==> flow/design.v <==
`timescale 1ns / 1ps
module FIR(
    input clk,
    input reset,
    input enable_fir,
    input signed [15:0] fir_data_in,
    output reg signed [31:0] fir_data_out 
    );
    reg signed [15:0] buff0, buff1, buff2, buff3, buff4, buff5, buff6, buff7, buff8, buff9, buff10, buff11, buff12, buff13, buff14;
    wire signed [15:0] tap0, tap1, tap2, tap3, tap4, tap5, tap6, tap7, tap8, tap9, tap10, tap11, tap12, tap13, tap14; 
    reg signed [31:0] acc0, acc1, acc2, acc3, acc4, acc5, acc6, acc7, acc8, acc9, acc10, acc11, acc12, acc13, acc14; 
    assign tap0 = 16'hfe64;
    assign tap1 = 16'hfc8a; 
    assign tap2 = 16'hfc04; 
    assign tap3 = 16'hff93; 
    assign tap4 = 16'h0883; 
    assign tap5 = 16'h14ef; 
    assign tap6 = 16'h1ff7; 
    assign tap7 = 16'h2463; 
    assign tap8 = 16'h1ff7; 
    assign tap9 = 16'h14ef;
    assign tap10 = 16'h0883; 
    assign tap11 = 16'hff93; 
    assign tap12 = 16'hfc04; 
    assign tap13 = 16'hfc8a; 
    assign tap14 = 16'hfe64;
	always @ (posedge clk)
        begin
            if(enable_fir == 1'b1)
                begin
                    buff0 <= fir_data_in;
                    acc0 <= tap0 * buff0;
                    buff1 <= buff0;  
                    acc1 <= tap1 * buff1;
                    buff2 <= buff1; 
                    acc2 <= tap2 * buff2;
                    buff3 <= buff2;     
                    acc3 <= tap3 * buff3;
                    buff4 <= buff3;  
                    acc4 <= tap4 * buff4;
                    buff5 <= buff4; 
                    acc5 <= tap5 * buff5;
                    buff6 <= buff5;  
                    acc6 <= tap6 * buff6;
                    buff7 <= buff6; 
                    acc7 <= tap7 * buff7;
                    buff8 <= buff7;  
                    acc8 <= tap8 * buff8;
                    buff9 <= buff8;     
                    acc9 <= tap9 * buff9;
                    buff10 <= buff9;   
                    acc10 <= tap10 * buff10;
                    buff11 <= buff10;    
                    acc11 <= tap11 * buff11;
                    buff12 <= buff11;    
                    acc12 <= tap12 * buff12;
                    buff13 <= buff12;  
                    acc13 <= tap13 * buff13;  
                    buff14 <= buff13;  
                    acc14 <= tap14 * buff14;  
                end
        end   
    always @ (posedge clk) 
        begin
            if (enable_fir == 1'b1)
                begin
                    fir_data_out <= acc0 + acc1 + acc2 + acc3 + acc4 + acc5 + acc6 + acc7 + acc8 + acc9 + acc10 + acc11 + acc12 + acc13 + acc14;
                end
        end 
endmodule
`timescale 1 ns / 1 ps
module AXIS_FIR_v1_0_S_AXIS #
    (
        parameter integer C_S_AXIS_TDATA_WIDTH	= 16
    )
    (
        input wire [3:0] s_axis_tkeep,
        output reg enable_fir,
        output reg [C_S_AXIS_TDATA_WIDTH-1 : 0] fir_data_in,
        input wire  S_AXIS_ACLK,
        input wire  S_AXIS_ARESETN,
        output wire  S_AXIS_TREADY,
        input wire [C_S_AXIS_TDATA_WIDTH-1 : 0] S_AXIS_TDATA,
        input wire [(C_S_AXIS_TDATA_WIDTH/8)-1 : 0] S_AXIS_TSTRB,
        input wire  S_AXIS_TLAST,
        input wire  S_AXIS_TVALID
    );
    function integer clogb2 (input integer bit_depth);
        begin
            for(clogb2=0; bit_depth>0; clogb2=clogb2+1)
                bit_depth = bit_depth >> 1;
        end
    endfunction
    localparam NUMBER_OF_INPUT_WORDS  = 8;
    localparam bit_num  = clogb2(NUMBER_OF_INPUT_WORDS-1);
    parameter [1:0] IDLE        = 1'b0,  
                    WRITE_FIFO  = 1'b1;  
    reg axis_tready;
    reg mst_exec_state; 
    genvar byte_index;   
    wire fifo_wren;
    reg fifo_full_flag;
    reg [bit_num-1:0] write_pointer;
    reg writes_done;
    assign S_AXIS_TREADY = axis_tready;
    always @ (posedge S_AXIS_ACLK) 
        begin  
            if (!S_AXIS_ARESETN) 
                begin
                  mst_exec_state <= IDLE;
                  axis_tready <= 1'b0;
                end  
            else
                case (mst_exec_state)
                    IDLE: 
                        if (S_AXIS_TVALID)
                            begin
                                mst_exec_state <= WRITE_FIFO;
                                axis_tready <= 1'b1;  
                            end
                        else
                            begin
                                mst_exec_state <= IDLE;
                                axis_tready <= 1'b0;  
                            end
                    WRITE_FIFO: 
                        if (writes_done)
                            begin
                                mst_exec_state <= IDLE;
                            end
                        else
                            begin
                                mst_exec_state <= WRITE_FIFO;
                            end
                endcase
        end
    always@(posedge S_AXIS_ACLK)
        begin
            if(!S_AXIS_ARESETN)
                begin
                    write_pointer <= 0;
                    writes_done <= 1'b0;
                end  
            else
                if (write_pointer <= NUMBER_OF_INPUT_WORDS-1)
                    begin
                        if (fifo_wren)
                            begin
                                write_pointer <= write_pointer + 1;
                                writes_done <= 1'b0;
                            end
                        if ((write_pointer == NUMBER_OF_INPUT_WORDS-1)|| S_AXIS_TLAST)
                            begin
                                writes_done <= 1'b1;
                            end
                    end  
        end
    assign fifo_wren = S_AXIS_TVALID && axis_tready;
    generate 
        for (byte_index=0; byte_index<= (C_S_AXIS_TDATA_WIDTH/8-1); byte_index=byte_index+1)
            begin:FIFO_GEN
                reg  [(C_S_AXIS_TDATA_WIDTH/4)-1:0] stream_data_fifo [0 : NUMBER_OF_INPUT_WORDS-1];
                always @ (posedge S_AXIS_ACLK)
                    begin
                        if (fifo_wren) 
                            begin
                                stream_data_fifo[write_pointer] <= S_AXIS_TDATA[(byte_index*8+7) -: 8];
                            end  
                    end  
            end		
    endgenerate
    always @ (posedge S_AXIS_ACLK)
        begin  
            if (!S_AXIS_ARESETN)
                begin 
                    enable_fir <= 1'b0;
                    fir_data_in <= 16'd0;
                end
            else if (fifo_wren)
                begin
                    enable_fir <= 1'b1;
                    fir_data_in <= S_AXIS_TDATA;
                end
            else 
                begin 
                    enable_fir <= enable_fir;
                    fir_data_in <= fir_data_in;
                end
        end  
endmodule
`timescale 1ns / 1ps
module AXIS_FIR_v1_0_M_AXIS #
    (
        parameter integer C_M_AXIS_TDATA_WIDTH	= 32,
        parameter integer C_M_START_COUNT	= 32
    )
	(
        output reg [3:0] m_axis_tkeep,
        input wire enable_fir,
        input wire [C_M_AXIS_TDATA_WIDTH-1 : 0] fir_data_out,
        input wire  M_AXIS_ACLK,
        input wire  M_AXIS_ARESETN,
        output wire  M_AXIS_TVALID,
        output wire [C_M_AXIS_TDATA_WIDTH-1 : 0] M_AXIS_TDATA,
        output wire [(C_M_AXIS_TDATA_WIDTH/8)-1 : 0] M_AXIS_TSTRB,
        output wire  M_AXIS_TLAST,
        input wire  M_AXIS_TREADY 
	);
	localparam NUMBER_OF_OUTPUT_WORDS = 8;                                               
	function integer clogb2 (input integer bit_depth);                                   
        begin                                                                              
            for(clogb2=0; bit_depth>0; clogb2=clogb2+1)                                      
                bit_depth = bit_depth >> 1;                                                    
        end                                                                                
	endfunction                                                                          
	localparam integer WAIT_COUNT_BITS = clogb2(C_M_START_COUNT-1);                      
	localparam bit_num  = clogb2(NUMBER_OF_OUTPUT_WORDS);                                
	parameter [1:0] IDLE          = 2'b00,  
	                INIT_COUNTER  = 2'b01,  
	                SEND_STREAM   = 2'b10;  
	reg [1:0] mst_exec_state;  
	reg [bit_num-1:0] read_pointer;                                                      
	reg [WAIT_COUNT_BITS-1 : 0] count;
	wire axis_tvalid;
	reg axis_tvalid_delay;
	wire axis_tlast;
	reg axis_tlast_delay;
	reg [C_M_AXIS_TDATA_WIDTH-1 : 0] stream_data_out;
	wire tx_en;
	reg tx_done;
	assign M_AXIS_TVALID = axis_tvalid_delay;
	assign M_AXIS_TDATA	 = stream_data_out;
	assign M_AXIS_TLAST	 = axis_tlast_delay;
	assign M_AXIS_TSTRB	 = {(C_M_AXIS_TDATA_WIDTH/8){1'b1}};
    always @(posedge M_AXIS_ACLK)                                             
        begin                                                                     
            if (!M_AXIS_ARESETN)                                                    
                begin                                                                 
                    mst_exec_state <= IDLE;                                             
                    count    <= 0;                                                      
                end                                                                   
            else                                                                    
                case (mst_exec_state)                                                 
                    IDLE:                                                               
                                mst_exec_state <= INIT_COUNTER;                              
                    INIT_COUNTER:                                                       
                        if (count == C_M_START_COUNT - 1)                               
                            begin                                                           
                                mst_exec_state <= SEND_STREAM;                               
                            end                                                             
                        else                                                              
                            begin                                                           
                                count <= count + 1;                                           
                                mst_exec_state <= INIT_COUNTER;                              
                            end                                                             
                    SEND_STREAM:                                                        
                        if (tx_done)                                                      
                            begin                                                           
                                mst_exec_state <= INIT_COUNTER;
                                count <= 0;                                     
                            end                                                             
                        else                                                              
                            begin                                                           
                                mst_exec_state <= SEND_STREAM;                                
                            end                                                             
                endcase                                                               
        end                                                                       
    assign axis_tvalid = (mst_exec_state != IDLE);
	assign axis_tlast = (read_pointer == NUMBER_OF_OUTPUT_WORDS-1);                                
    always @(posedge M_AXIS_ACLK)                                                                  
        begin                                                                                          
            if (!M_AXIS_ARESETN)                                                                         
                begin                                                                                      
                    axis_tvalid_delay <= 1'b0;                                                               
                    axis_tlast_delay <= 1'b0;                                                                
                end                                                                                        
            else                                                                                         
                begin                                                                                      
                    axis_tvalid_delay <= axis_tvalid;                                                        
                    axis_tlast_delay <= axis_tlast;                                                          
                end                                                                                        
        end                                                                                            
    always@(posedge M_AXIS_ACLK)                                               
        begin                                                                            
            if(!M_AXIS_ARESETN)                                                            
                begin                                                                        
                    read_pointer <= 0;                                                         
                    tx_done <= 1'b0;                                                           
                end                                                                          
            else                                                                           
            if (read_pointer <= NUMBER_OF_OUTPUT_WORDS-1)                                
                begin                                                                      
                    if (tx_en)                                                               
                        begin                                                                  
                            read_pointer <= read_pointer + 1;                                    
                            tx_done <= 1'b0;                                                     
                        end                                                                    
                end                                                                        
            else if (read_pointer == NUMBER_OF_OUTPUT_WORDS)                             
                begin                                                                      
                    tx_done <= 1'b1;   
                    read_pointer <= 0;  
                end                                                                        
        end                                                                              
	assign tx_en = M_AXIS_TREADY && axis_tvalid;   
    always @( posedge M_AXIS_ACLK )                  
        begin                                            
            if(!M_AXIS_ARESETN)                            
                begin                                        
                    stream_data_out <= 1;                      
                end                                          
            else if (tx_en) 
                begin                                        
                    stream_data_out <= fir_data_out;  
                end                                          
        end                                              
    always @ (posedge M_AXIS_ACLK)
        begin
            if (enable_fir == 1'b1 && M_AXIS_ARESETN == 1'b1)
                begin
                    m_axis_tkeep <= 4'hf;
                end
            else
                begin
                    m_axis_tkeep <= 4'h0;
                end
        end    
endmodule
`timescale 1 ns / 1 ps
module AXIS_FIR_v1_0 # 
    (
        parameter integer C_S_AXIS_TDATA_WIDTH	= 16,
        parameter integer C_M_AXIS_TDATA_WIDTH	= 32,
        parameter integer C_M_AXIS_START_COUNT	= 32
    )
    (
        input wire [3:0] s_axis_tkeep,
        output wire [3:0] m_axis_tkeep,
        input wire  s_axis_aclk,
        input wire  s_axis_aresetn,
        output wire  s_axis_tready,
        input wire [C_S_AXIS_TDATA_WIDTH-1 : 0] s_axis_tdata,
        input wire [(C_S_AXIS_TDATA_WIDTH/8)-1 : 0] s_axis_tstrb,
        input wire  s_axis_tlast,
        input wire  s_axis_tvalid,
        input wire  m_axis_aclk,
        input wire  m_axis_aresetn,
        output wire  m_axis_tvalid,
        output wire [C_M_AXIS_TDATA_WIDTH-1 : 0] m_axis_tdata,
        output wire [(C_M_AXIS_TDATA_WIDTH/8)-1 : 0] m_axis_tstrb,
        output wire  m_axis_tlast,
        input wire  m_axis_tready
    );
    wire [C_S_AXIS_TDATA_WIDTH-1 : 0] fir_data_in;
    wire [C_M_AXIS_TDATA_WIDTH-1 : 0] fir_data_out;
    wire enable_fir;
    AXIS_FIR_v1_0_S_AXIS # ( 
        .C_S_AXIS_TDATA_WIDTH(C_S_AXIS_TDATA_WIDTH)
    ) AXIS_FIR_v1_0_S_AXIS_inst (
        .s_axis_tkeep(s_axis_tkeep),
        .enable_fir(enable_fir),
        .fir_data_in(fir_data_in),
        .S_AXIS_ACLK(s_axis_aclk),
        .S_AXIS_ARESETN(s_axis_aresetn),
        .S_AXIS_TREADY(s_axis_tready),
        .S_AXIS_TDATA(s_axis_tdata),
        .S_AXIS_TSTRB(s_axis_tstrb),
        .S_AXIS_TLAST(s_axis_tlast),
        .S_AXIS_TVALID(s_axis_tvalid)
    );
    AXIS_FIR_v1_0_M_AXIS # ( 
        .C_M_AXIS_TDATA_WIDTH(C_M_AXIS_TDATA_WIDTH),
        .C_M_START_COUNT(C_M_AXIS_START_COUNT)
    ) AXIS_FIR_v1_0_M_AXIS_inst (
        .m_axis_tkeep(m_axis_tkeep),
        .enable_fir(enable_fir),
        .fir_data_out(fir_data_out),
        .M_AXIS_ACLK(s_axis_aclk),
        .M_AXIS_ARESETN(s_axis_aresetn),
        .M_AXIS_TVALID(m_axis_tvalid),
        .M_AXIS_TDATA(m_axis_tdata),
        .M_AXIS_TSTRB(m_axis_tstrb),
        .M_AXIS_TLAST(m_axis_tlast),
        .M_AXIS_TREADY(m_axis_tready)
    );
    FIR LPF_FIR_inst (
        .clk(s_axis_aclk),
        .reset(s_axis_aresetn),
        .enable_fir(enable_fir),
        .fir_data_in(fir_data_in),  
        .fir_data_out(fir_data_out)  
    );
endmodule
---- Reports on AXIS_FIR_v1_0 ----
The steps from the RTL of AXIS_FIR_v1_0 to its reports follow in flow order.
Lines are those of the file above, counted from 1.
Operators: Yosys type, input widths -> output width; for muxes data width and select width s.
Not given: n/a
design
  top ..................................... AXIS_FIR_v1_0
  clock port .............................. s_axis_aclk
  standard-cell library ................... sky130hd
  timing corner ........................... tt_025C_1v80

---- After elaboration ----
Counts by Yosys on the flattened word-level netlist (proc, flatten, opt, wreduce; memories kept). Register bits leave out memories and registers merged into their read ports (data or address). Print and check cells are left out. Cells with the same type and inputs are merged into one.
storage and ports
  output and inout port bits .............. 43
  bits in writable memories ............... 0
  register bits after elaboration ......... 815
  word width x clocked read ports ......... 0
  bits in latches ......................... 0
  bits in read-only memories .............. 0
  input bits .............................. 29
  cells after elaboration ................. 121
  memories kept ........................... 0
cells by class
  reduce/logical cells .................... 14
  eq/ne operators ......................... 9
  bitwise logic cells ..................... 1
  add/sub/neg operators ................... 17
  magnitude comparators ................... 2
  $mul .................................... 15
  shift operators ......................... 0
  div/mod/pow operators ................... 0
  multiplexer cells ....................... 18
operators with widths
  cell                    count
  $mul 14x16->30 const A  4
  $mul 8x16->24 const A   4
  $mul 13x16->29 const A  2
  $mul 10x16->26 const A  2
  $mul 15x16->31 const A  1
  $mul 9x16->25 const A   2
  $add 32x32->32          14
  $mux 4                  4
  $pmux 5 s2              1
  $mux 5                  2
  $reduce_bool 2->1       4
  $mux 1                  7
  $reduce_and 2->1        3
  $pmux 2 s3              1
  $add 5x1->5 const B     1
  $eq 5x5->1 const B      1
  $ne 2x2->1 const B      2
  $add 4x1->4 const B     1
  $le 4x3->1 const B      1
  $eq 4x3->1 const B      1
  $eq 4x4->1 const B      1
  $mux 2                  2
  $logic_and 1x1->1       3
  $add 3x1->3 const B     1
  $le 3x3->1 const B      1
  $eq 3x3->1 const B      1
  $reduce_and 3->1        1
  $reduce_bool 3->1       1
Not listed: further kinds 7, cells in them 7.

---- Logic depth ----
Yosys ltp: most cells in a row. Word level: on the elaborated netlist, between registers, memories and ports. Mapped: between sequential cells and ports; inverters and the memories' decode and read muxes count.
depth
  depth in word-level cells ............... 14
  ABC_AREA ................................ 1
  gate-level depth with buffers ........... 24
  gate-level depth less buffers ........... 24

---- After synthesis ----
Source: synth_stat.txt of the flow (Yosys; design flattened, memories mapped). It holds for the ABC_AREA given above (unset counts as 0); a run with the other value may have another netlist.
The area totals of this step are shown rounded.
cell types
  cell type                  count  area in all (µm²)
  sky130_fd_sc_hd__fa_1      1137   2.28E+04
  sky130_fd_sc_hd__edfxtp_1  647    1.94E+04
  sky130_fd_sc_hd__ha_1      1288   1.61E+04
  sky130_fd_sc_hd__inv_1     2576   9.67E+03
  sky130_fd_sc_hd__nand2_1   1508   5.66E+03
  sky130_fd_sc_hd__xor2_1    238    2.08E+03
  sky130_fd_sc_hd__nor2_1    530    1.99E+03
  sky130_fd_sc_hd__a21oi_1   391    1.96E+03
  sky130_fd_sc_hd__nand3_1   318    1.59E+03
  sky130_fd_sc_hd__dfxtp_1   70     1.4E+03
  sky130_fd_sc_hd__o21ai_0   259    1.3E+03
  sky130_fd_sc_hd__nand4_1   143    894.608
  sky130_fd_sc_hd__xnor2_1   81     709.43
  sky130_fd_sc_hd__o21bai_1  45     337.824
  sky130_fd_sc_hd__a21o_1    31     232.723
  sky130_fd_sc_hd__nor2_2    30     187.68
  sky130_fd_sc_hd__nand2_2   27     168.912
  sky130_fd_sc_hd__nor3_1    32     160.154
Other cell types: 32; their cells: 155.
synthesis totals
  standard cells after synthesis .......... 9506
  flip-flop cells ......................... 717
  synthesis area .......................... 87800 µm²
  buffers ................................. 29
  sequential area ......................... 20800 µm²

---- Path before layout ----
OpenSTA on the mapped netlist: ideal clock, no wires. The path of least setup slack (recovery checks aside). Input and output delay are each 20% of the period. Register names are those of the netlist, which keeps one name where synthesis merged equal registers.
timing after synthesis
  kind .................................... register to register
  start ................................... register AXIS_FIR_v1_0_S_AXIS_inst.enable_fir
  end ..................................... register LPF_FIR_inst.acc0[10]
  library setup time ...................... 1.081 ns
  time at the first pin ................... 0.000 ns
  slack ................................... -7.566 ns
  delay of the path ....................... 15.566 ns
  arrival time ............................ 14.485 ns
  path buffers ............................ 0
  stages on the path ...................... 1
  required time ........................... 6.919 ns
  period .................................. 8.0 ns
  synthesis period reached ................ 15.566 ns
"delay of the path" is the arrival time less input delay plus setup time.
"stages on the path": output pins that drive a net of the path, with the launching flip-flop's if there is one; two outputs of one cell count as two.
"synthesis period reached" is the clock period less the worst setup slack; recovery checks do not enter. This is arithmetic on one report: input and output delays are still those of the set period (20% each).
At most two assigning lines are given for a register; there are more.
between the ends, after synthesis
  cells stage by stage .................... sky130_fd_sc_hd__dfxtp_1
  length of the longest elaborated chain .. 0
  elaborated cells on any way between the ends .. 0
  source lines of those cells ............. 0
ends and longest elaborated chain, after synthesis
  item           RTL line  RTL
  from (decl)    78        output reg enable_fir,
  from (assign)  176       enable_fir <= 1'b0;
  from (assign)  186       enable_fir <= enable_fir;
  to (assign)    32        acc0 <= tap0 * buff0;
  to (decl)      11        reg signed [31:0] acc0, acc1, acc2, acc3, acc4, acc5, acc6, acc7, acc8, acc9, acc10, acc11, acc12, acc13, acc1 ...

---- Timing after layout ----
From the final timing report of flow run A: the path of least setup slack in the routed layout; clock arrival at registers is part of the times.
timing post-layout
  kind .................................... register to register
  start ................................... register LPF_FIR_inst.buff8[9]
  end ..................................... register LPF_FIR_inst.acc8[30]
  required time ........................... 8.53 ns
  slack ................................... 1.67 ns
  path buffers ............................ 0
  library setup time ...................... 0.24 ns
  period .................................. 8.0 ns
  stages on the path ...................... 20
  time at the first pin ................... 0.77 ns
  arrival time ............................ 6.86 ns
The rows between start and end are the longest chain of elaborated cells between them; the timing report does not say that the signal goes this way. Where chains are equally long, one stands for them.
A line is the first line of the expression or statement that the cell stems from. Yosys adds cells for indexed reads and writes and turns some case tables into memories.
between the ends, post-layout
  cells stage by stage .................... sky130_fd_sc_hd__edfxtp_1 -> sky130_fd_sc_hd__inv_1 -> sky130_fd_sc_hd__fa_1 -> sky130_fd_sc_hd__inv_1 -> sky130_fd_sc_hd__fa_1 -> sky130_fd_sc_hd__fa_1 -> sky130_fd_sc_hd__fa_1 -> sky130_fd_sc_hd__fa_1 -> sky130_fd_sc_hd__inv_1 -> sky130_fd_sc_hd__fa_1 -> sky130_fd_sc_hd__inv_1 -> sky130_fd_sc_hd__ha_1 -> sky130_fd_sc_hd__a21oi_1 -> sky130_fd_sc_hd__nand2_1 -> sky130_fd_sc_hd__nand2_1 -> sky130_fd_sc_hd__nand2_1 -> sky130_fd_sc_hd__a21oi_1 -> sky130_fd_sc_hd__nand2_1 -> sky130_fd_sc_hd__nand2_1 -> sky130_fd_sc_hd__nand2_1
  length of the longest elaborated chain .. 1
  elaborated cells on any way between the ends .. 1
  source lines of those cells ............. 1
  classes of those cells .................. mul: 1
ends and longest elaborated chain, post-layout
  item            RTL line  RTL
  from (decl)     9         reg signed [15:0] buff0, buff1, buff2, buff3, buff4, buff5, buff6, buff7, buff8, buff9, buff10, buff11, buff12 ...
  from (assign)   47        buff8 <= buff7;
  $mul 14x16->30  48        acc8 <= tap8 * buff8;
  to (assign)     48
  to (decl)       11        reg signed [31:0] acc0, acc1, acc2, acc3, acc4, acc5, acc6, acc7, acc8, acc9, acc10, acc11, acc12, acc13, acc1 ...

Design AXIS_FIR_v1_0 on sky130hd. What follows are 4 stored runs of the flow, each under its own settings; their order means nothing. The constraints put input and output delay at 20% of the set period each and load the outputs with 0.01 pF.
"reached clock period" = clock period - worst setup slack. The figure is calculated, with input and output delays left at 20% of the set period.
"allowed time less slack (worst setup path)" means the part of the period allowed to the worst setup path (the constraints hold back 20% at inputs and 20% at outputs) less its slack; where the path has registers, the arrival times of their clocks count too.
Results are given in rounded form.

======== flow run A ========
==> flow/run.sh <==
#!/bin/bash
# the make line also repeats the synthesis and layout settings of config.mk as NAME=value (left out here)
make -C /OpenROAD-flow-scripts/flow DESIGN_CONFIG=/design/flow/config.mk WORK_HOME=/design/flow/orfs CLKGATE_MAP_FILE= finish
==> flow/config.mk <==
export PLATFORM = sky130hd
export DESIGN_NAME = AXIS_FIR_v1_0
export DESIGN_NICKNAME = AXIS_FIR_v1_0
export VERILOG_FILES = /design/flow/design.v
export SDC_FILE = /design/flow/constraint.sdc
export NUM_CORES = 4
export LEC_CHECK = 0
export ABC_AREA = 1
export CAP_MARGIN = 30
export CORE_MARGIN = 2
export CORE_UTILIZATION = 40
export GPL_ROUTABILITY_DRIVEN = 0
export MAX_ROUTING_LAYER = met4
export MIN_ROUTING_LAYER = met2
export PLACE_DENSITY = 0.41
export SETUP_SLACK_MARGIN = -0.36
export SLEW_MARGIN = 20
==> flow/constraint.sdc <==
create_clock -name core_clock -period 8.0 [get_ports {s_axis_aclk}]
set_input_delay 1.6000 -clock core_clock [delete_from_list [all_inputs] [get_ports {s_axis_aclk}]]
set_output_delay 1.6000 -clock core_clock [all_outputs]
set_load 0.01 [all_outputs]

-------- measured, flow run A --------
  mapped cell area after synthesis ........ 87800 µm²
  total die area .......................... 223000 µm²
  utilization of the finished layout ...... 0.44
  worst slack on setup checks ............. 1.67 ns
  smallest hold slack ..................... 0.439 ns
  reached clock period .................... 6.328 ns
  allowed time less slack (worst setup path) .. 6.33 ns
  worst path kind ......................... register to register

======== flow run B ========
==> flow/run.sh <==
#!/bin/bash
# the make line also repeats the synthesis and layout settings of config.mk as NAME=value (left out here)
make -C /OpenROAD-flow-scripts/flow DESIGN_CONFIG=/design/flow/config.mk WORK_HOME=/design/flow/orfs CLKGATE_MAP_FILE= finish
==> flow/config.mk <==
export PLATFORM = sky130hd
export DESIGN_NAME = AXIS_FIR_v1_0
export DESIGN_NICKNAME = AXIS_FIR_v1_0
export VERILOG_FILES = /design/flow/design.v
export SDC_FILE = /design/flow/constraint.sdc
export NUM_CORES = 4
export LEC_CHECK = 0
export CAP_MARGIN = 20
export CORE_MARGIN = 2
export CORE_UTILIZATION = 40
export SLEW_MARGIN = 20
==> flow/constraint.sdc <==
create_clock -name core_clock -period 7.24 [get_ports {s_axis_aclk}]
set_input_delay 1.4480 -clock core_clock [delete_from_list [all_inputs] [get_ports {s_axis_aclk}]]
set_output_delay 1.4480 -clock core_clock [all_outputs]
set_load 0.01 [all_outputs]

-------- measured, flow run B --------
  mapped cell area after synthesis ........ 81100 µm²
  total die area .......................... 206000 µm²
  utilization of the finished layout ...... 0.437
  worst slack on setup checks ............. 0.319 ns
  smallest hold slack ..................... 0.429 ns
  reached clock period .................... 6.921 ns
  allowed time less slack (worst setup path) .. 6.92 ns
  worst path kind ......................... register to register

======== flow run C ========
==> flow/run.sh <==
#!/bin/bash
# the make line also repeats the synthesis and layout settings of config.mk as NAME=value (left out here)
make -C /OpenROAD-flow-scripts/flow DESIGN_CONFIG=/design/flow/config.mk WORK_HOME=/design/flow/orfs CLKGATE_MAP_FILE= finish
==> flow/config.mk <==
export PLATFORM = sky130hd
export DESIGN_NAME = AXIS_FIR_v1_0
export DESIGN_NICKNAME = AXIS_FIR_v1_0
export VERILOG_FILES = /design/flow/design.v
export SDC_FILE = /design/flow/constraint.sdc
export NUM_CORES = 4
export LEC_CHECK = 0
export ABC_AREA = 0
export CAP_MARGIN = 20
export CELL_PAD_IN_SITES_DETAIL_PLACEMENT = 0
export CORE_MARGIN = 2
export CORE_UTILIZATION = 27
export CTS_CLUSTER_DIAMETER = 197
export GPL_TIMING_DRIVEN = 0
export MIN_ROUTING_LAYER = met1
export PLACE_DENSITY_LB_ADDON = 0.06
export SETUP_SLACK_MARGIN = 0.1
export SLEW_MARGIN = 20
export TNS_END_PERCENT = 30
==> flow/constraint.sdc <==
create_clock -name core_clock -period 6.91 [get_ports {s_axis_aclk}]
set_input_delay 1.3820 -clock core_clock [delete_from_list [all_inputs] [get_ports {s_axis_aclk}]]
set_output_delay 1.3820 -clock core_clock [all_outputs]
set_load 0.01 [all_outputs]

-------- measured, flow run C --------
  mapped cell area after synthesis ........ 81100 µm²
  total die area .......................... 305000 µm²
  utilization of the finished layout ...... 0.306
  worst slack on setup checks ............. 0.183 ns
  smallest hold slack ..................... 0.431 ns
  reached clock period .................... 6.727 ns
  allowed time less slack (worst setup path) .. 6.73 ns
  worst path kind ......................... register to register

======== flow run D ========
==> flow/run.sh <==
#!/bin/bash
# the make line also repeats the synthesis and layout settings of config.mk as NAME=value (left out here)
make -C /OpenROAD-flow-scripts/flow DESIGN_CONFIG=/design/flow/config.mk WORK_HOME=/design/flow/orfs CLKGATE_MAP_FILE= finish
==> flow/config.mk <==
export PLATFORM = sky130hd
export DESIGN_NAME = AXIS_FIR_v1_0
export DESIGN_NICKNAME = AXIS_FIR_v1_0
export VERILOG_FILES = /design/flow/design.v
export SDC_FILE = /design/flow/constraint.sdc
export NUM_CORES = 4
export LEC_CHECK = 0
export CAP_MARGIN = 5
export CELL_PAD_IN_SITES_GLOBAL_PLACEMENT = 3
export CORE_ASPECT_RATIO = 1.25
export CORE_MARGIN = 5
export CORE_UTILIZATION = 40
export GPL_TIMING_DRIVEN = 0
export MAX_ROUTING_LAYER = met4
export MIN_ROUTING_LAYER = met2
export SLEW_MARGIN = 30
==> flow/constraint.sdc <==
create_clock -name core_clock -period 7.12 [get_ports {s_axis_aclk}]
set_input_delay 1.4240 -clock core_clock [delete_from_list [all_inputs] [get_ports {s_axis_aclk}]]
set_output_delay 1.4240 -clock core_clock [all_outputs]
set_load 0.01 [all_outputs]

-------- measured, flow run D --------
  mapped cell area after synthesis ........ 81100 µm²
  total die area .......................... 212000 µm²
  utilization of the finished layout ...... 0.446
  worst slack on setup checks ............. 0.210 ns
  smallest hold slack ..................... 0.430 ns
  reached clock period .................... 6.910 ns
  allowed time less slack (worst setup path) .. 6.91 ns
  worst path kind ......................... register to register
